==> flow/design.v <==
module ExtendMUX(
	 input[23:0] in,
	 input[1:0] ImmSrc,
	 output reg[31:0] ExtImm
	 );
	integer i;
	always @ (*)
	begin
		case(ImmSrc)
		2'b00:  
		begin
			ExtImm[7:0] = in[7:0];
			for(i=8;i<32;i=i+1)
				ExtImm[i] = in[7];
		end
		2'b01: 
		begin
			ExtImm[11:0] = in[11:0];
			for(i=12;i<32;i=i+1)
				ExtImm[i] = 'b0;
		end
		2'b10:  
		begin
			ExtImm[1:0] = 2'b00;
			ExtImm[25:2] = in[23:0];
			for(i=26;i<32;i=i+1)
				ExtImm[i] = in[23];
		end
		default:
			ExtImm = 'h00000000;
		endcase
	end
endmodule
module RegisterFile(
	input clk,
	input reset,
	input we,
	input RegSrcW,
	input[1:0] RegSrc,
	input[3:0] addr1,
	input[3:0] addr2,
	input[3:0] addr3,
	input[3:0] waddr,
	input[31:0] wdata,
	input[31:0] pcin,
	output reg[31:0] data1,
	output reg[31:0] data2,
	output reg[31:0] data3,
	output[31:0] pcout
	);
	reg[31:0] registers[15:0];
	integer idx;
	assign pcout = registers[15] + 32'd4;
	always @ (negedge clk)
	begin
		if (reset)
		begin
			for(idx=0; idx<=15; idx=idx+1) begin
				registers[idx] <= 'h00000000;
			end
		end
		else
		  begin
			if(we)
					registers[waddr] <= wdata;
		    if (RegSrcW == 1'b1) registers[15] <= pcin;
			else if (waddr != 4'b1111)
			    registers[15] <= pcin;	
		end
	end
	always @ (posedge clk)
	begin
		if (reset)
		begin
			data1 <= 'h00000000;
			data2 <= 'h00000000;
		end
		else
	    begin
			if (addr1 == 15) begin
				data1 <= registers[15] +32'd8;
			end
			else begin
				if(RegSrc[0] != 1'b1)
					data1 <= registers[addr1];
				else
					data1 <= registers[15] + 32'd8;
			end
			if (addr2 == 15) begin
				data2 <= registers[15] + 32'd8;
			end
			else
			begin
					data2 <= registers[addr2];
			end
			if (addr3 == 15) begin
				data3 <= registers[15] + 32'd8;
			end
			else begin
				data3 <= registers[addr3];
			end
		end
	end
endmodule
module armreduced(
	input clk,
	input reset,
	output[31:0] pc,
	input[31:0] inst,
	input nIRQ,
	output[3:0] be,
	output[31:0] memaddr,
	output memwrite,
	output memread,
	output[31:0] writedata,
	input[31:0] readdata
	);
	wire PCSrcD, PCSrcE, PCSrcM, PCSrcW;
	wire RegWriteD, RegWriteE, RegWriteM, RegWriteW;
	wire MemtoRegD, MemtoRegE, MemtoRegM, MemtoRegW;
	wire MemWriteD, MemWriteE, MemWriteM;
	wire [3:0] ALUControlD, ALUControlE;
	wire BranchD, BranchE, BranchTakenE;
	wire ALUSrcD, ALUSrcE;
	wire FlagWriteD, FlagWriteE;
	wire [1:0] ImmSrcD;
	wire [1:0] RegSrcD;
	wire [3:0] condE;
	wire condEx;
	wire [3:0] NZCV, FlagsE;
	wire newPCSrcE, newRegWriteE, newMemWriteE;
	wire [3:0] ALUFlags;
	wire InvalidRegD, InvalidRegE;
	wire StallF, StallD;
	wire FlushD, FlushE;
	wire FlushCtrlD;
	wire [1:0] ForwardAE, ForwardBE;
	wire[31:0] PCPlus4F, PCBranch;
	wire[31:0] NextPC;
	wire [31:0] PCF;
	wire [31:0] ResultW;
	assign be = 4'b1111;
	assign PCBranch = ALUResultE;
	assign NextPC = (BranchTakenE == 1'b1) ? PCBranch : (PCSrcW == 1'b1) ? ResultW : PCPlus4F;
	RegisterWBIF _RegisterWBIF(.clk(clk), .en(~StallF), .PC(NextPC), .PCF(PCF), .reset(reset));
	wire [31:0] instF;
	wire [31:0] instD;
	assign pc = PCF;
	assign PCPlus4F = PCF + 32'd4;
	RegisterIFID _RegisterIFID(.instF(inst), .clk(clk), .clr(FlushD), .en(~StallD), .instD(instD), .reset(reset));
	wire [1:0] OpcodeD;
	wire [3:0] ReadAddr1, ReadAddr2, WriteAddr, WA3D;
	wire [31:0] ReadData1, ReadData2, ReadData3;
	assign OpcodeD = instD[27:26];
	assign ReadAddr1 = instD[19:16];
	assign ReadAddr2 = (RegSrcD[1] == 1'b0) ? instD[3:0] : instD[15:12];
	assign WA3D = instD[15:12];
	ctrlSig _ctrlSig(.op(OpcodeD), .funct(instD[25:20]), .ALUOp(ALUControlD), .ImmSrc(ImmSrcD), .RegSrc(RegSrcD),  
		.PCSrc(PCSrcD), .RegWrite(RegWriteD), .MemWrite(MemWriteD), .MemtoReg(MemtoRegD), 
		.ALUSrc(ALUSrcD), .Svalue(FlagWriteD), .Branch(BranchD), .InvalidReg(InvalidRegD));
	wire newPCSrcD;
	assign newPCSrcD = (instD[15:12] == 4'b1111 && instD[24:21] == 4'b1101) ? 1'b1 : 1'b0;
	wire[31:0] pcoutD, pcoutE, pcoutM, pcoutW;	
	RegisterFile _RegisterFile(.clk(clk), .reset(reset), .we(RegWriteW), .RegSrcW(RegSrcW), .RegSrc(RegSrcD), 
		.addr1(ReadAddr1), .addr2(ReadAddr2), .addr3(WA3D), .waddr(WA3W), .wdata(ResultW), .pcin(PCF), 
		.data1(ReadData1), .data2(ReadData2), .data3(ReadData3), .pcout(pcoutD));
    wire IsReadAddr1_ValidD; 
    wire IsReadAddr2_ValidD;  
    assign IsReadAddr1_ValidD = ((instD[25:21] == 4'b1101 && OpcodeD == 2'b00) || BranchD)?  1'b0 : 1'b1;
    assign IsReadAddr2_ValidD = ( RegSrcD[1] == 1'b0 || (OpcodeD == 2'b01 && instD[20] == 1'b1 ) || (instD[25:21] ==4'b1101 &&
    OpcodeD == 2'b00)) ? 1'b1 : 1'b0;
	wire [31:0] ExtImmD;
	ExtendMUX _ExtendMUX(.in(instD[23:0]), .ImmSrc(ImmSrcD), .ExtImm(ExtImmD));
    wire RegSrcE;
	wire [1:0] OpcodeE;
    wire [3:0] ReadAddr1E, ReadAddr2E;
    wire [31:0] ReadData1E, ReadData2E;
    wire [3:0] WA3E, newWA3E;
    wire [31:0] ExtImmE;
	RegisterIDEXE _RegisterIDEXE(.ReadAddr1D(ReadAddr1), .ReadAddr2D(ReadAddr2), .OpcodeD(OpcodeD),
		.PCSrcD(newPCSrcD), .RegWriteD(RegWriteD), .MemtoRegD(MemtoRegD), .MemWriteD(MemWriteD),
        .ALUControlD(ALUControlD),.BranchD(BranchD),.ALUSrcD(ALUSrcD),.FlagWriteD(FlagWriteD),
		.CondD(instD[31:28]),.FlagsD(NZCV), .RegSrcD(RegSrcD[0]),
		.ReadData1D(ReadData1), .ReadData2D(ReadData2), .WriteAddress3D(WA3D),
		.ExtImmD(ExtImmD), .IsReadAddr1_ValidD(IsReadAddr1_ValidD), .IsReadAddr2_ValidD(IsReadAddr2_ValidD),
		.pcoutD(pcoutD), .clk(clk), .clr(FlushE), .reset(reset), .flushCtrlSig(FlushCtrlD),
        .ReadAddr1E(ReadAddr1E), .ReadAddr2E(ReadAddr2E), .OpcodeE(OpcodeE),
		.PCSrcE(PCSrcE),.RegWriteE(RegWriteE), .MemtoRegE(MemtoRegE),.MemWriteE(MemWriteE),
		.ALUControlE(ALUControlE),.BranchE(BranchE),.ALUSrcE(ALUSrcE), .FlagWriteE(FlagWriteE),
		.condE(condE),.FlagsE(FlagsE), .RegSrcE(RegSrcE),
		.ReadData1E(ReadData1E),.ReadData2E(ReadData2E),.WriteAddress3E(WA3E),
		.ExtImmE(ExtImmE), .IsReadAddr1_ValidE(IsReadAddr1_ValidE), .IsReadAddr2_ValidE(IsReadAddr2_ValidE), .pcoutE(pcoutE)
    );
	wire [31:0] WriteDataE, ALUResultE;
    wire [31:0] SrcAE,SrcBE; 
    wire IsReadAddr1_ValidE, IsReadAddr2_ValidE;
    assign  newWA3E = (BranchTakenE) ? 4'd14 : WA3E;
    assign SrcAE = (ForwardAE == 2'b00) ? ReadData1E : (ForwardAE == 2'b01) ? ResultW : ALUOutM;
    assign WriteDataE = (ForwardBE == 2'b00) ? ReadData2E :(ForwardBE == 2'b01) ? ResultW : ALUOutM;
    assign SrcBE = (ALUSrcE == 1'b0) ? WriteDataE : ExtImmE;
    ALU32bit _ALU32bit (.SrcA(SrcAE), .SrcB(SrcBE), .ALUOp(ALUControlE), .ALUResult(ALUResultE), .ALUFlags(ALUFlags));
	conditionUnit _conditionUnit(.FlagWriteE(FlagWriteE), .condE(condE), .FlagsE(FlagsE), .ALUFlags(ALUFlags), 
		.NZCV(NZCV), .condEx(condEx));
	assign BranchTakenE = BranchE & condEx;
    assign newPCSrcE = PCSrcE & condEx;
    assign newRegWriteE = RegWriteE & condEx;
    assign newMemWriteE = MemWriteE & condEx;
	wire [3:0] WA3M;
    wire [31:0] WriteDataM;
    wire [31:0] ALUOutM;
    wire RegSrcM;
    wire BranchTakenM, BranchTakenW;
    RegisterEXEMEM _RegisterEXEMEM(
		.PCSrcE(newPCSrcE),.RegWriteE(newRegWriteE),.MemtoRegE(MemtoRegE),.MemWriteE(newMemWriteE),
        .clk(clk), .reset(reset),
		.ALUResultE(ALUResultE),.WriteDataE(WriteDataE),.WA3E(newWA3E), .RegSrcE(RegSrcE), .pcoutE(pcoutE), .BranchTakenE(BranchTakenE), 
        .PCSrcM(PCSrcM), .RegWriteM(RegWriteM), .MemtoRegM(MemtoRegM), .MemWriteM(MemWriteM), 
        .WriteDataM(WriteDataM),.ALUOutM(ALUOutM), .WA3M(WA3M), .RegSrcM(RegSrcM), .pcoutM(pcoutM), .BranchTakenM(BranchTakenM));
	assign memaddr = ALUOutM;
    assign memread = 1'b1;  
    assign memwrite = MemWriteM;
    assign writedata = WriteDataM;
	wire [31:0] ReadDataW, ALUOutW;
	wire [3:0] WA3W;
	wire RegSrcW;
	RegisterMEMWB _RegisterMEMWB(
		.clk(clk),
		.reset(reset),
		.PCSrcM(PCSrcM),
		.RegWriteM(RegWriteM),
		.MemtoRegM(MemtoRegM),
		.ALUOutM(ALUOutM),
		.ReadDataM(readdata),
		.WA3M(WA3M),
		.RegSrcM(RegSrcM),
		.pcoutM(pcoutM),
		.BranchTakenM(BranchTakenM),
		.PCSrcW(PCSrcW),
		.RegWriteW(RegWriteW),
		.MemtoRegW(MemtoRegW),
		.ReadDataW(ReadDataW),
		.ALUOutW(ALUOutW),
		.WA3W(WA3W),
		.RegSrcW(RegSrcW),
		.pcoutW(pcoutW),
		.BranchTakenW(BranchTakenW));
	assign ResultW = (BranchTakenW) ? pcoutW : (MemtoRegW == 1'b1) ? ReadDataW : ALUOutW;
	StallforControlHazard _StallforControlHazard(.newPCSrcE(newPCSrcE), .PCSrcM(PCSrcM), .PCSrcW(PCSrcW), 
	 .BranchTakenE(BranchTakenE), .FlushD(FlushD), .FlushE(FlushE));
    StallforDataHazard _StallforDataHazard(
		.ReadRegister1(ReadAddr1), .ReadRegister2(ReadAddr2),.WriteRegisterE(WA3E),
		.OpcodeE(OpcodeE), .RegWriteE(RegWriteE), .BranchTakenE(BranchTakenE),
		.StallF(StallF),.StallD(StallD),.FlushCtrlD(FlushCtrlD), .IsReadAddr1_ValidE(IsReadAddr1_ValidE),
		.WriteRegisterW(WA3W), .RegWriteW(RegWriteW));
	ForwardforDataHazard _ForwardforDataHazard(
    	.ReadAddr1E(ReadAddr1E), .ReadAddr2E(ReadAddr2E),
		.WriteAddrM(WA3M),.regWriteM(RegWriteM),
    	.WriteAddrW(WA3W), .regWriteW(RegWriteW), 
		.ForwardAE(ForwardAE), .ForwardBE(ForwardBE),
		.IsReadAddr1_ValidE(IsReadAddr1_ValidE), 
        .IsReadAddr2_ValidE(IsReadAddr2_ValidE) 
		);
endmodule
module RegisterIFID(
    input [31:0] instF,
    input clk,
    input clr,
    input en,
    input reset,
    output reg [31:0] instD
);
    always @(negedge clk) begin
        if (clr)
            instD <= 32'd0;
        else if (reset)
            instD <= 32'd0;
        else if (en)
            instD <= instF;
        else 
            instD <= instD;
    end
endmodule
module RegisterIDEXE(
    input [3:0]ReadAddr1D,
    input [3:0]ReadAddr2D,
    input [1:0]OpcodeD,
    input PCSrcD,
    input RegWriteD,
    input MemtoRegD,
    input MemWriteD,
    input [3:0] ALUControlD,
    input BranchD,
    input ALUSrcD,
    input FlagWriteD,
    input [3:0] CondD,
    input [3:0] FlagsD,
    input RegSrcD,
    input [31:0] ReadData1D,
    input [31:0] ReadData2D,
    input [3:0] WriteAddress3D,
    input [31:0] ExtImmD,
    input flushCtrlSig,
    input InvalidRegD,
    input IsReadAddr1_ValidD,
    input IsReadAddr2_ValidD,
    input [31:0]pcoutD,
    input clk,
    input clr,
    input reset,
    output reg [3:0] ReadAddr1E,
    output reg [3:0] ReadAddr2E,
    output reg [1:0] OpcodeE,
    output reg PCSrcE,
    output reg RegWriteE,
    output reg MemtoRegE,
    output reg MemWriteE,
    output reg [3:0] ALUControlE,
    output reg BranchE,
    output reg ALUSrcE,
    output reg FlagWriteE,
    output reg [3:0] condE,
    output reg [3:0] FlagsE,
    output reg RegSrcE,
    output reg [31:0] ReadData1E,
    output reg [31:0] ReadData2E,
    output reg [3:0] WriteAddress3E,
    output reg [31:0] ExtImmE,
    output reg InvalidRegE,
    output reg IsReadAddr1_ValidE,
    output reg IsReadAddr2_ValidE,
    output reg [31:0] pcoutE
);
    always @(negedge clk) begin
        if (clr) begin
            ReadAddr1E <= 4'b0;
            ReadAddr2E <= 4'b0;
            OpcodeE <= 2'b0;
            PCSrcE <= 1'b0;
            RegWriteE <= 1'b0;
            MemtoRegE <= 1'b0;
            MemWriteE <= 1'b0;
            ALUControlE <= 4'b0000;
            BranchE <= 1'b0;
            ALUSrcE <= 1'b0;
            FlagWriteE <= 1'b0;
            condE <= 4'b0;
            RegSrcE <= 1'b0;
            ReadData1E <= 32'b0;
            ReadData2E <= 32'b0;
            WriteAddress3E <= 4'b0;
            ExtImmE <= 32'b0;
            InvalidRegE <= 1'b0;
            IsReadAddr1_ValidE <= 1'b0; 
            IsReadAddr2_ValidE <= 1'b0;
            pcoutE <= 32'b0;
            FlagsE <= 4'b0000;
        end
        else if (reset) begin
            ReadAddr1E <= 4'b0;
            ReadAddr2E <= 4'b0;
            OpcodeE <= 2'b0;
            PCSrcE <= 1'b0;
            RegWriteE <= 1'b0;
            MemtoRegE <= 1'b0;
            MemWriteE <= 1'b0;
            ALUControlE <= 4'b0000;
            BranchE <= 1'b0;
            ALUSrcE <= 1'b0;
            FlagWriteE <= 1'b0;
            condE <= 4'b0;
            RegSrcE <= 1'b0;
            FlagsE <= 4'b0;
            ReadData1E <= 32'b0;
            ReadData2E <= 32'b0;
            WriteAddress3E <= 4'b0;
            ExtImmE <= 32'b0;
            InvalidRegE <= 1'b0;
            IsReadAddr1_ValidE <= 1'b0; 
            IsReadAddr2_ValidE <= 1'b0;
            pcoutE <= 32'b0;
            FlagsE <= 4'b0000;
		end
        else begin
            if (flushCtrlSig == 1'b1) begin
                PCSrcE <= 1'b0;
                RegWriteE <= 1'b0;
                MemtoRegE <= 1'b0;
                MemWriteE <= 1'b0;
                ALUControlE <= 4'b0000;
                BranchE <= 1'b0;
                ALUSrcE <= 1'b0;
                FlagWriteE <= 1'b0;
                condE <= 4'b0;     
                RegSrcE <= 1'b0;
                InvalidRegE <= 1'b0;   
                IsReadAddr1_ValidE <= 1'b0; 
                IsReadAddr2_ValidE <= 1'b0;
            end
            else begin
                PCSrcE <= PCSrcD;
                RegWriteE <= RegWriteD;
                MemtoRegE <= MemtoRegD;
                MemWriteE <= MemWriteD;
                ALUControlE <= ALUControlD;
                BranchE <= BranchD;
                ALUSrcE <= ALUSrcD;
                FlagWriteE <= FlagWriteD;
                condE <= CondD;
                RegSrcE <= RegSrcD;
                InvalidRegE <= InvalidRegD;
                IsReadAddr1_ValidE <= IsReadAddr1_ValidD; 
                IsReadAddr2_ValidE <= IsReadAddr2_ValidD; 
            end
            ReadAddr1E <= ReadAddr1D;
            ReadAddr2E <= ReadAddr2D;
            OpcodeE <= OpcodeD;
            ReadData1E <= ReadData1D;
            ReadData2E <= ReadData2D;
            WriteAddress3E <= WriteAddress3D;
            ExtImmE <= ExtImmD;
            pcoutE <= pcoutD;
            FlagsE <= FlagsD;
        end
    end
endmodule
module RegisterEXEMEM(
   input PCSrcE,
   input RegWriteE,
   input MemtoRegE,
   input MemWriteE,
   input clk,
   input reset,
   input [31:0] ALUResultE,
   input [31:0] WriteDataE,
   input [3:0] WA3E,
   input RegSrcE,
   input [31:0]pcoutE,
   input BranchTakenE,
   output reg PCSrcM,
   output reg RegWriteM,
   output reg MemtoRegM,
   output reg MemWriteM,
   output reg [3:0] WA3M,
   output reg [31:0] WriteDataM,
   output reg [31:0] ALUOutM,
   output reg RegSrcM,
   output reg [31:0]pcoutM,
   output reg BranchTakenM
   );
   always @ (negedge clk) begin
      if (reset) begin
            PCSrcM <= 1'b0;
            RegWriteM <= 1'b0;
            MemtoRegM <= 1'b0;
            MemWriteM <= 1'b0;
            WA3M <= 4'b0;
            ALUOutM <= 32'b0;
            WriteDataM <= 32'b0;
            RegSrcM <= 1'b0;
            pcoutM <= 32'b0;
            BranchTakenM <= 1'b0;
      end
      else
            PCSrcM <= PCSrcE;
            RegWriteM <= RegWriteE;
            MemtoRegM <= MemtoRegE;
            MemWriteM <= MemWriteE;
            WA3M <= WA3E;
            ALUOutM <= ALUResultE;
            WriteDataM <= WriteDataE;
            RegSrcM <= RegSrcE;
            pcoutM <= pcoutE;
            BranchTakenM <= BranchTakenE;
      end
endmodule
module RegisterMEMWB(
   input clk,
   input reset,
   input PCSrcM,
   input RegWriteM,
   input MemtoRegM,
   input [31:0] ALUOutM,
   input [31:0] ReadDataM,
   input [3:0] WA3M,
   input RegSrcM,
   input [31:0]pcoutM,
   input BranchTakenM,
   output reg PCSrcW,
   output reg RegWriteW,
   output reg MemtoRegW,
   output reg [31:0]ReadDataW,
   output reg [31:0] ALUOutW,
   output reg [3:0] WA3W,
   output reg RegSrcW,
   output reg [31:0]pcoutW,
   output reg BranchTakenW
);
 always @ (negedge clk) begin
      if (reset) begin
            PCSrcW <= 1'b0;
            RegWriteW <= 1'b0;
            MemtoRegW <= 1'b0;
            ReadDataW <= 32'b0;
            ALUOutW <= 32'b0;
            WA3W <= 4'b0;
            RegSrcW <= 1'b0;
            pcoutW <= 32'b0;
            BranchTakenW <= 1'b0;
      end
      else
           PCSrcW <= PCSrcM;
           RegWriteW <= RegWriteM;
           MemtoRegW <= MemtoRegM;
           ReadDataW <= ReadDataM;
           ALUOutW <= ALUOutM;
           WA3W <= WA3M;
           RegSrcW <= RegSrcM;
           pcoutW <= pcoutM;
           BranchTakenW <= BranchTakenM;
      end
endmodule
module RegisterWBIF(
    input clk,
    input en,
    input [31:0] PC,
    input reset,
    output reg [31:0] PCF
);
    always @(negedge clk) begin
		if (reset)
			PCF <= 'h00000000;
        else if (en)
            PCF <= PC;
        else
            PCF <= PCF;
    end
endmodule
module StallforControlHazard(
    input newPCSrcE,
    input PCSrcM,
    input PCSrcW,
    input BranchTakenE,
    output reg FlushD,
    output reg FlushE
);
  always @(*) begin
    if (BranchTakenE == 1'b1) begin
       FlushD = 1'b1;
       FlushE = 1'b1;
    end
    else if (newPCSrcE == 1'b1 || PCSrcM == 1'b1 || PCSrcW == 1'b1) begin
       FlushD = 1'b1;
       FlushE = 1'b1;
    end
    else begin
       FlushD = 1'b0;
       FlushE = 1'b0;
    end
  end
endmodule
module StallforDataHazard(
    input [3:0] ReadRegister1,
    input [3:0] ReadRegister2,
    input [3:0] WriteRegisterE,
    input [3:0] WriteRegisterW,
    input [1:0] OpcodeE,
    input RegWriteE,
    input RegWriteW,
    input BranchTakenE,
    input IsReadAddr1_ValidE,
    output reg StallF,
    output reg StallD,
    output reg FlushCtrlD
);
    always @(*) begin
        if (RegWriteE == 1'b1 && OpcodeE == 2'b01 && (WriteRegisterE == ReadRegister1 || WriteRegisterE == ReadRegister2
    )) begin  
                StallF = 1;  
                StallD = 1;
                FlushCtrlD = 1;
          end
        else if (BranchTakenE == 1'b0 && RegWriteW == 1'b1 && (WriteRegisterW == ReadRegister1 || WriteRegisterW == ReadRegister2))
           begin StallF = 1; StallD = 1; FlushCtrlD = 1;
           end
        else begin
            StallF = 0;
            StallD = 0;
            FlushCtrlD = 0;
        end
    end
endmodule
module ForwardforDataHazard(
    input [3:0] ReadAddr1E,
    input [3:0] ReadAddr2E,
    input InvalidRegE,  
    input [3:0] WriteAddrM,
    input regWriteM,
    input [3:0] WriteAddrW,
    input regWriteW,
    input IsReadAddr1_ValidE, 
    input IsReadAddr2_ValidE, 
    output reg [1:0] ForwardAE,
    output reg [1:0] ForwardBE
);
    wire match1EM;
    wire match1EW;
    wire match2EM;
    wire match2EW;
    assign match1EM = (ReadAddr1E == WriteAddrM) ? 1'b1 : 1'b0;
    assign match1EW = (ReadAddr1E == WriteAddrW) ? 1'b1 : 1'b0;
    assign match2EM = (ReadAddr2E == WriteAddrM) ? 1'b1 : 1'b0;
    assign match2EW = (ReadAddr2E == WriteAddrW) ? 1'b1 : 1'b0;
    always @(*) begin
        begin
            if (match1EM && regWriteM)
                ForwardAE = 2'b10;
            else if (match1EW && regWriteW)
                ForwardAE = 2'b01;
            else
                ForwardAE = 2'b00;
        end
        begin
            if (match2EM && regWriteM)
                ForwardBE = 2'b10;
            else if (match2EW && regWriteW)
                ForwardBE = 2'b01;
            else
                ForwardBE = 2'b00;
        end
    end
endmodule
module ctrlSig(
	input [1:0] op,
	input [5:0] funct,
	output reg [3:0] ALUOp,
	output reg [1:0] ImmSrc,
	output reg [1:0] RegSrc,
	output reg PCSrc,
	output reg RegWrite,
	output reg MemWrite,
	output reg MemtoReg,
	output reg ALUSrc,
	output reg Svalue,
	output reg Branch,
	output reg InvalidReg
	);
	wire [3:0] cmd = funct[4:1];
	wire cmpOnly = (cmd[3:2] == 2'b10);
	always @ (*)
	begin
		ALUOp = 4'b0100;
		ImmSrc = 2'b00;
		RegSrc = 2'b00;
		PCSrc = 1'b0;
		RegWrite = 1'b0;
		MemWrite = 1'b0;
		MemtoReg = 1'b0;
		ALUSrc = 1'b0;
		Svalue = 1'b0;
		Branch = 1'b0;
		InvalidReg = 1'b0;
		case(op)
		2'b00:  
		begin
			ALUOp = cmd;
			ImmSrc = 2'b00;
			ALUSrc = funct[5];
			RegWrite = ~cmpOnly;
			Svalue = funct[0] | cmpOnly;
		end
		2'b01:  
		begin
			ALUOp = funct[3] ? 4'b0100 : 4'b0010;
			ImmSrc = 2'b01;
			ALUSrc = 1'b1;
			RegWrite = funct[0];
			MemtoReg = funct[0];
			MemWrite = ~funct[0];
			RegSrc = {~funct[0], 1'b0};
		end
		2'b10:  
		begin
			ALUOp = 4'b0100;
			ImmSrc = 2'b10;
			ALUSrc = 1'b1;
			RegSrc = 2'b01;
			Branch = 1'b1;
			RegWrite = funct[4];
		end
		default: ;
		endcase
	end
endmodule
module ALU32bit(
	input [31:0] SrcA,
	input [31:0] SrcB,
	input [3:0] ALUOp,
	output reg [31:0] ALUResult,
	output [3:0] ALUFlags
	);
	reg [32:0] sum;
	reg arith;
	reg [31:0] opA, opB;
	always @ (*)
	begin
		arith = 1'b0;
		opA = SrcA;
		opB = SrcB;
		sum = 33'd0;
		case(ALUOp)
		4'b0000, 4'b1000: ALUResult = SrcA & SrcB;        
		4'b0001, 4'b1001: ALUResult = SrcA ^ SrcB;        
		4'b0010, 4'b0110, 4'b1010:                        
		begin
			arith = 1'b1;
			opB = ~SrcB;
			sum = {1'b0, SrcA} + {1'b0, ~SrcB} + 33'd1;
			ALUResult = sum[31:0];
		end
		4'b0011, 4'b0111:                                 
		begin
			arith = 1'b1;
			opA = SrcB;
			opB = ~SrcA;
			sum = {1'b0, SrcB} + {1'b0, ~SrcA} + 33'd1;
			ALUResult = sum[31:0];
		end
		4'b0100, 4'b0101, 4'b1011:                        
		begin
			arith = 1'b1;
			sum = {1'b0, SrcA} + {1'b0, SrcB};
			ALUResult = sum[31:0];
		end
		4'b1100: ALUResult = SrcA | SrcB;                 
		4'b1101: ALUResult = SrcB;                        
		4'b1110: ALUResult = SrcA & ~SrcB;                
		default: ALUResult = ~SrcB;                       
		endcase
	end
	assign ALUFlags[3] = ALUResult[31];
	assign ALUFlags[2] = (ALUResult == 32'd0);
	assign ALUFlags[1] = arith & sum[32];
	assign ALUFlags[0] = arith & (opA[31] == opB[31]) & (ALUResult[31] != opA[31]);
endmodule
module conditionUnit(
	input FlagWriteE,
	input [3:0] condE,
	input [3:0] FlagsE,
	input [3:0] ALUFlags,
	output [3:0] NZCV,
	output reg condEx
	);
	wire N = FlagsE[3];
	wire Z = FlagsE[2];
	wire C = FlagsE[1];
	wire V = FlagsE[0];
	always @ (*)
	begin
		case(condE)
		4'b0000: condEx = Z;                  
		4'b0001: condEx = ~Z;                 
		4'b0010: condEx = C;                  
		4'b0011: condEx = ~C;                 
		4'b0100: condEx = N;                  
		4'b0101: condEx = ~N;                 
		4'b0110: condEx = V;                  
		4'b0111: condEx = ~V;                 
		4'b1000: condEx = C & ~Z;             
		4'b1001: condEx = ~C | Z;             
		4'b1010: condEx = (N == V);           
		4'b1011: condEx = (N != V);           
		4'b1100: condEx = ~Z & (N == V);      
		4'b1101: condEx = Z | (N != V);       
		default: condEx = 1'b1;               
		endcase
	end
	assign NZCV = (FlagWriteE & condEx) ? ALUFlags : FlagsE;
endmodule
Lab notebook: armreduced

# From RTL to reports: armreduced

Each step is given for the RTL above and for the edited RTL.
"before" refers to lines of the RTL above, "after" to lines of the edited file.
"difference" is "after" less "before", of the values as shown; "rel. change" is that difference over "before", in percent.
Library cell names are shortened.
A cell with n/a has no value.

Top: armreduced
Clock: clk
Standard-cell library: sky130hd
Timing corner: tt_025C_1v80

# Diff

The edit as a unified diff against the file above.
A script made this edit. It changes what the design does and was not meant as an optimisation.

```diff
@@ -224,4 +224,7 @@
 	wire [3:0] WA3W;
 	wire RegSrcW;
+	wire MemtoRegW_a, MemtoRegW_b;
+	wire [31:0] ReadDataW_a, ReadDataW_b;
+	wire [31:0] pcoutW_a, pcoutW_b;
 	RegisterMEMWB _RegisterMEMWB(
 		.clk(clk),
@@ -238,11 +241,18 @@
 		.PCSrcW(PCSrcW),
 		.RegWriteW(RegWriteW),
-		.MemtoRegW(MemtoRegW),
-		.ReadDataW(ReadDataW),
+		.MemtoRegW(MemtoRegW_a),
+		.ReadDataW(ReadDataW_a),
 		.ALUOutW(ALUOutW),
 		.WA3W(WA3W),
 		.RegSrcW(RegSrcW),
-		.pcoutW(pcoutW),
+		.pcoutW(pcoutW_a),
 		.BranchTakenW(BranchTakenW));
+	RegisterMEMWB _RegisterMEMWB_b (.clk(clk), .reset(reset), .PCSrcM(PCSrcM), .RegWriteM(RegWriteM),
+	    .MemtoRegM(MemtoRegM), .ALUOutM(~ALUOutM), .ReadDataM(readdata), .WA3M(WA3M),
+	    .RegSrcM(RegSrcM), .pcoutM(pcoutM), .BranchTakenM(BranchTakenM), .MemtoRegW(MemtoRegW_b),
+	    .ReadDataW(ReadDataW_b), .pcoutW(pcoutW_b));
+	assign MemtoRegW = MemtoRegW_a ^ MemtoRegW_b;
+	assign ReadDataW = ReadDataW_a ^ ReadDataW_b;
+	assign pcoutW = pcoutW_a ^ pcoutW_b;
 	assign ResultW = (BranchTakenW) ? pcoutW : (MemtoRegW == 1'b1) ? ReadDataW : ALUOutW;
 	StallforControlHazard _StallforControlHazard(.newPCSrcE(newPCSrcE), .PCSrcM(PCSrcM), .PCSrcW(PCSrcW), 
```

# Word level

Counts by Yosys on the flattened word-level netlist (proc, flatten, opt, wreduce; memories kept). Print and check cells are left out. Cells with the same type and inputs are merged into one.
Memory sizes are those after Yosys's memory passes, which may raise the word count (mostly to a power of two), join words into wider ones and drop unused or constant bits.

Bit counts:

| item                        | before | after | difference | rel. change (%) |
| output and inout bits       | 102    | 102   | 0          | 0.00 |
| flip-flop bits (word level) | 495    | 460   | -35        | -7.07 |
| memories                    | 1      | 1     | 0          | 0.00 |
| input bits                  | 67     | 67    | 0          | 0.00 |
| elaborated cells            | 252    | 248   | -4         | -1.59 |
| memory bits (writable)      | 512    | 512   | 0          | 0.00 |

Operators by class:

| item                  | before | after | difference | rel. change (%) |
| reduce/logical cells  | 34     | 34    | 0          | 0.00 |
| add/sub/neg operators | 8      | 8     | 0          | 0.00 |
| mux-type cells        | 79     | 78    | -1         | -1.27 |
| equal/unequal tests   | 53     | 53    | 0          | 0.00 |
| bitwise operators     | 34     | 35    | +1         | +2.94 |

Operator list:

| cell                                   | before | after | difference | rel. change (%) |
| 2-to-1 mux 32 bit                      | 22     | 21    | -1         | -4.55 |
| XOR 32 bit                             | 1      | 2     | +1         | +100.00 |
| 2-to-1 mux 1 bit                       | 21     | 21    | 0          | 0.00 |
| == test 4 bit with constant B          | 18     | 18    | 0          | 0.00 |
| case mux 1 bit (select 2 bit)          | 16     | 16    | 0          | 0.00 |
| bitwise AND 1 bit                      | 12     | 12    | 0          | 0.00 |
| inverter 1 bit                         | 11     | 11    | 0          | 0.00 |
| logical AND 1 bit                      | 9      | 9     | 0          | 0.00 |
| == test 4 x 3 -> 1 bit with constant B | 8      | 8     | 0          | 0.00 |
| == test 4 bit                          | 8      | 8     | 0          | 0.00 |
| OR reduction 2 bit                     | 7      | 7     | 0          | 0.00 |
| == test 2 x 1 -> 1 bit with constant B | 5      | 5     | 0          | 0.00 |
| 2-to-1 mux 4 bit                       | 5      | 5     | 0          | 0.00 |
| bitwise OR 1 bit                       | 5      | 5     | 0          | 0.00 |
| == test 4 x 2 -> 1 bit with constant B | 4      | 4     | 0          | 0.00 |
| zero test 2 bit                        | 4      | 4     | 0          | 0.00 |
| logical OR 1 bit                       | 4      | 4     | 0          | 0.00 |
| case mux 1 bit (select 3 bit)          | 4      | 4     | 0          | 0.00 |
| OR reduction 3 bit                     | 4      | 4     | 0          | 0.00 |
| adder 32 x 32 -> 33 bit                | 3      | 3     | 0          | 0.00 |
| == test 2 bit with constant B          | 3      | 3     | 0          | 0.00 |
| adder 32 x 3 -> 32 bit with constant B | 2      | 2     | 0          | 0.00 |
| adder 33 x 1 -> 33 bit with constant B | 2      | 2     | 0          | 0.00 |
| bitwise AND 32 bit                     | 2      | 2     | 0          | 0.00 |
| == test 1 bit                          | 2      | 2     | 0          | 0.00 |
| == test 4 x 1 -> 1 bit with constant B | 2      | 2     | 0          | 0.00 |
| zero test 4 bit                        | 2      | 2     | 0          | 0.00 |
| 2-to-1 mux 2 bit                       | 2      | 2     | 0          | 0.00 |

Not every row of either side is listed.

# Depth

Depth = most cells in a row (Yosys ltp): at word level without a register or memory, in the mapped netlist without a sequential cell, where the memories' decode and read muxes count.

Logic depth:

| item                         | before | after | difference | rel. change (%) |
| depth after elaboration      | 15     | 15    | 0          | 0.00 |
| ABC_AREA                     | 0      | 0     | n/a        | n/a |
| mapped depth                 | 25     | 27    | +2         | +8.00 |
| depth with buffers taken out | 22     | 22    | 0          | 0.00 |

# Synthesis result

Yosys stat after the flow's synthesis: flattened, memories mapped to cells. It holds for the ABC_AREA given above (unset counts as 0); a run with the other value may have another netlist.

Cell types:

| cell     | before | after | difference | rel. change (%) |
| dfxtp_1  | 498    | 367   | -131       | -26.31 |
| and3_1   | 74     | 158   | +84        | +113.51 |
| and2_1   | 91     | 18    | -73        | -80.22 |
| nand2_1  | 793    | 736   | -57        | -7.19 |
| a311oi_1 | 70     | 113   | +43        | +61.43 |
| o21ai_0  | 220    | 184   | -36        | -16.36 |
| nor2_1   | 794    | 827   | +33        | +4.16 |
| nand2b_1 | 39     | 69    | +30        | +76.92 |
| nor3_1   | 100    | 74    | -26        | -26.00 |
| buf_1    | 37     | 63    | +26        | +70.27 |
| clkbuf_1 | 342    | 362   | +20        | +5.85 |
| xnor2_1  | 91     | 71    | -20        | -21.98 |
| nand3_1  | 208    | 191   | -17        | -8.17 |
| o21ai_1  | 25     | 8     | -17        | -68.00 |
| a21o_1   | 9      | 25    | +16        | +177.78 |
| mux4_2   | 174    | 161   | -13        | -7.47 |
| mux2_2   | 24     | 13    | -11        | -45.83 |
| buf_2    | 45     | 35    | -10        | -22.22 |

Not every row of either side is listed.

Synthesis totals:

| item                           | before  | after   | difference | rel. change (%) |
| standard cells after synthesis | 5502    | 5301    | -201       | -3.65 |
| mapped area (um2)              | 53057.1 | 49618.8 | -3438.3    | -6.48 |
| sequential area (um2)          | 25344.3 | 22721.8 | -2622.5    | -10.35 |
| flip-flops                     | 1010    | 879     | -131       | -12.97 |
| buffers                        | 443     | 470     | +27        | +6.09 |

By module: a second synthesis without flattening, with its own total; a netlist apart from the flattened one above.

Unflattened totals:

| item                                          | before  | after   | difference | rel. change (%) |
| cells (unflattened synthesis)                 | 5290    | 5542    | +252       | +4.76 |
| area total of the unflattened synthesis (um2) | 60155.2 | 62936.6 | +2781.4    | +4.62 |

Rows give one instance, submodules left out.

Modules, before:

| module                | cells | seq. area (um2) | area (um2) | times used |
| RegisterFile          | 2387  | 17616.9         | 35018.6    | 1 |
| ALU32bit              | 1312  | 0.0             | 8529.4     | 1 |
| RegisterIDEXE         | 369   | 3303.2          | 4857.2     | 1 |
| armreduced            | 619   | 0.0             | 3877.5     | 1 |
| RegisterEXEMEM        | 108   | 2122.0          | 2139.6     | 1 |
| RegisterMEMWB         | 107   | 2102.0          | 2119.5     | 1 |
| RegisterWBIF          | 104   | 640.6           | 1167.4     | 1 |
| RegisterIFID          | 106   | 640.6           | 1159.9     | 1 |
| ExtendMUX             | 60    | 0.0             | 360.3      | 1 |
| conditionUnit         | 28    | 0.0             | 269.0      | 1 |
| ctrlSig               | 31    | 0.0             | 222.7      | 1 |
| ForwardforDataHazard  | 32    | 0.0             | 215.2      | 1 |
| StallforDataHazard    | 25    | 0.0             | 203.9      | 1 |
| StallforControlHazard | 2     | 0.0             | 15.0       | 1 |

Modules, after:

| module                | cells | seq. area (um2) | area (um2) | times used |
| RegisterFile          | 2387  | 17616.9         | 35018.6    | 1 |
| ALU32bit              | 1312  | 0.0             | 8529.4     | 1 |
| RegisterIDEXE         | 369   | 3303.2          | 4857.2     | 1 |
| armreduced            | 764   | 0.0             | 4539.4     | 1 |
| RegisterMEMWB         | 107   | 2102.0          | 2119.5     | 2 |
| RegisterEXEMEM        | 108   | 2122.0          | 2139.6     | 1 |
| RegisterWBIF          | 104   | 640.6           | 1167.4     | 1 |
| RegisterIFID          | 106   | 640.6           | 1159.9     | 1 |
| ExtendMUX             | 60    | 0.0             | 360.3      | 1 |
| conditionUnit         | 28    | 0.0             | 269.0      | 1 |
| ctrlSig               | 31    | 0.0             | 222.7      | 1 |
| ForwardforDataHazard  | 32    | 0.0             | 215.2      | 1 |
| StallforDataHazard    | 25    | 0.0             | 203.9      | 1 |
| StallforControlHazard | 2     | 0.0             | 15.0       | 1 |

# Flow runs

Runs of the flow (Yosys, OpenROAD) on both versions; the two runs of a pair have the same settings. The constraints put input and output delay at 20% of the set period each and load the outputs with 0.01 pF.

Settings, set A:
period_ns: 16.9
CAP_MARGIN: 20
CORE_MARGIN: 2
CORE_UTILIZATION: 40
SLEW_MARGIN: 20

Results, set A:

| item                                  | before   | after    | difference | rel. change (%) |
| chip area in the Yosys report (um2)   | 53057.1  | 49618.8  | -3438.3    | -6.48 |
| worst setup slack after layout (ns)   | 2.953    | 2.340    | -0.613     | n/a |
| total negative slack (ns)             | 0.000    | 0.000    | 0.000      | n/a |
| area of the die (um2)                 | 135571.0 | 126882.0 | -8689.0    | -6.41 |
| total power of the final layout (µW)  | 8034     | 7148     | -886       | -11.03 |
| standard-cell area after layout (um2) | 63417.1  | 58693.8  | -4723.3    | -7.45 |
| post-route worst hold slack (ns)      | 0.312    | 0.322    | +0.010     | n/a |
| utilization after layout (%)          | 48.2     | 47.5     | -0.7       | n/a |

Settings, set B:
CELL_PAD_IN_SITES_DETAIL_PLACEMENT: 0
CELL_PAD_IN_SITES_GLOBAL_PLACEMENT: 3
CORE_ASPECT_RATIO: 1.62
CORE_UTILIZATION: 31
CTS_CLUSTER_DIAMETER: 291
PLACE_DENSITY_LB_ADDON: 0.04
SETUP_SLACK_MARGIN: 1.71
SLEW_MARGIN: 30
period_ns: 24.6
CAP_MARGIN: 20
CORE_MARGIN: 2

Results, set B:

| item                                  | before   | after    | difference | rel. change (%) |
| chip area in the Yosys report (um2)   | 53057.1  | 49618.8  | -3438.3    | -6.48 |
| worst setup slack after layout (ns)   | 4.776    | 4.731    | -0.045     | n/a |
| total negative slack (ns)             | 0.000    | 0.000    | 0.000      | n/a |
| area of the die (um2)                 | 174573.0 | 163372.0 | -11201.0   | -6.42 |
| total power of the final layout (µW)  | 5680     | 5020     | -660       | -11.62 |
| standard-cell area after layout (um2) | 64655.8  | 59515.8  | -5140.0    | -7.95 |
| post-route worst hold slack (ns)      | 0.313    | 0.336    | +0.023     | n/a |
| utilization after layout (%)          | 38.0     | 37.5     | -0.5       | n/a |

"total power of the final layout" rests on the timing tool's default activity at the inputs, not on a simulated workload.
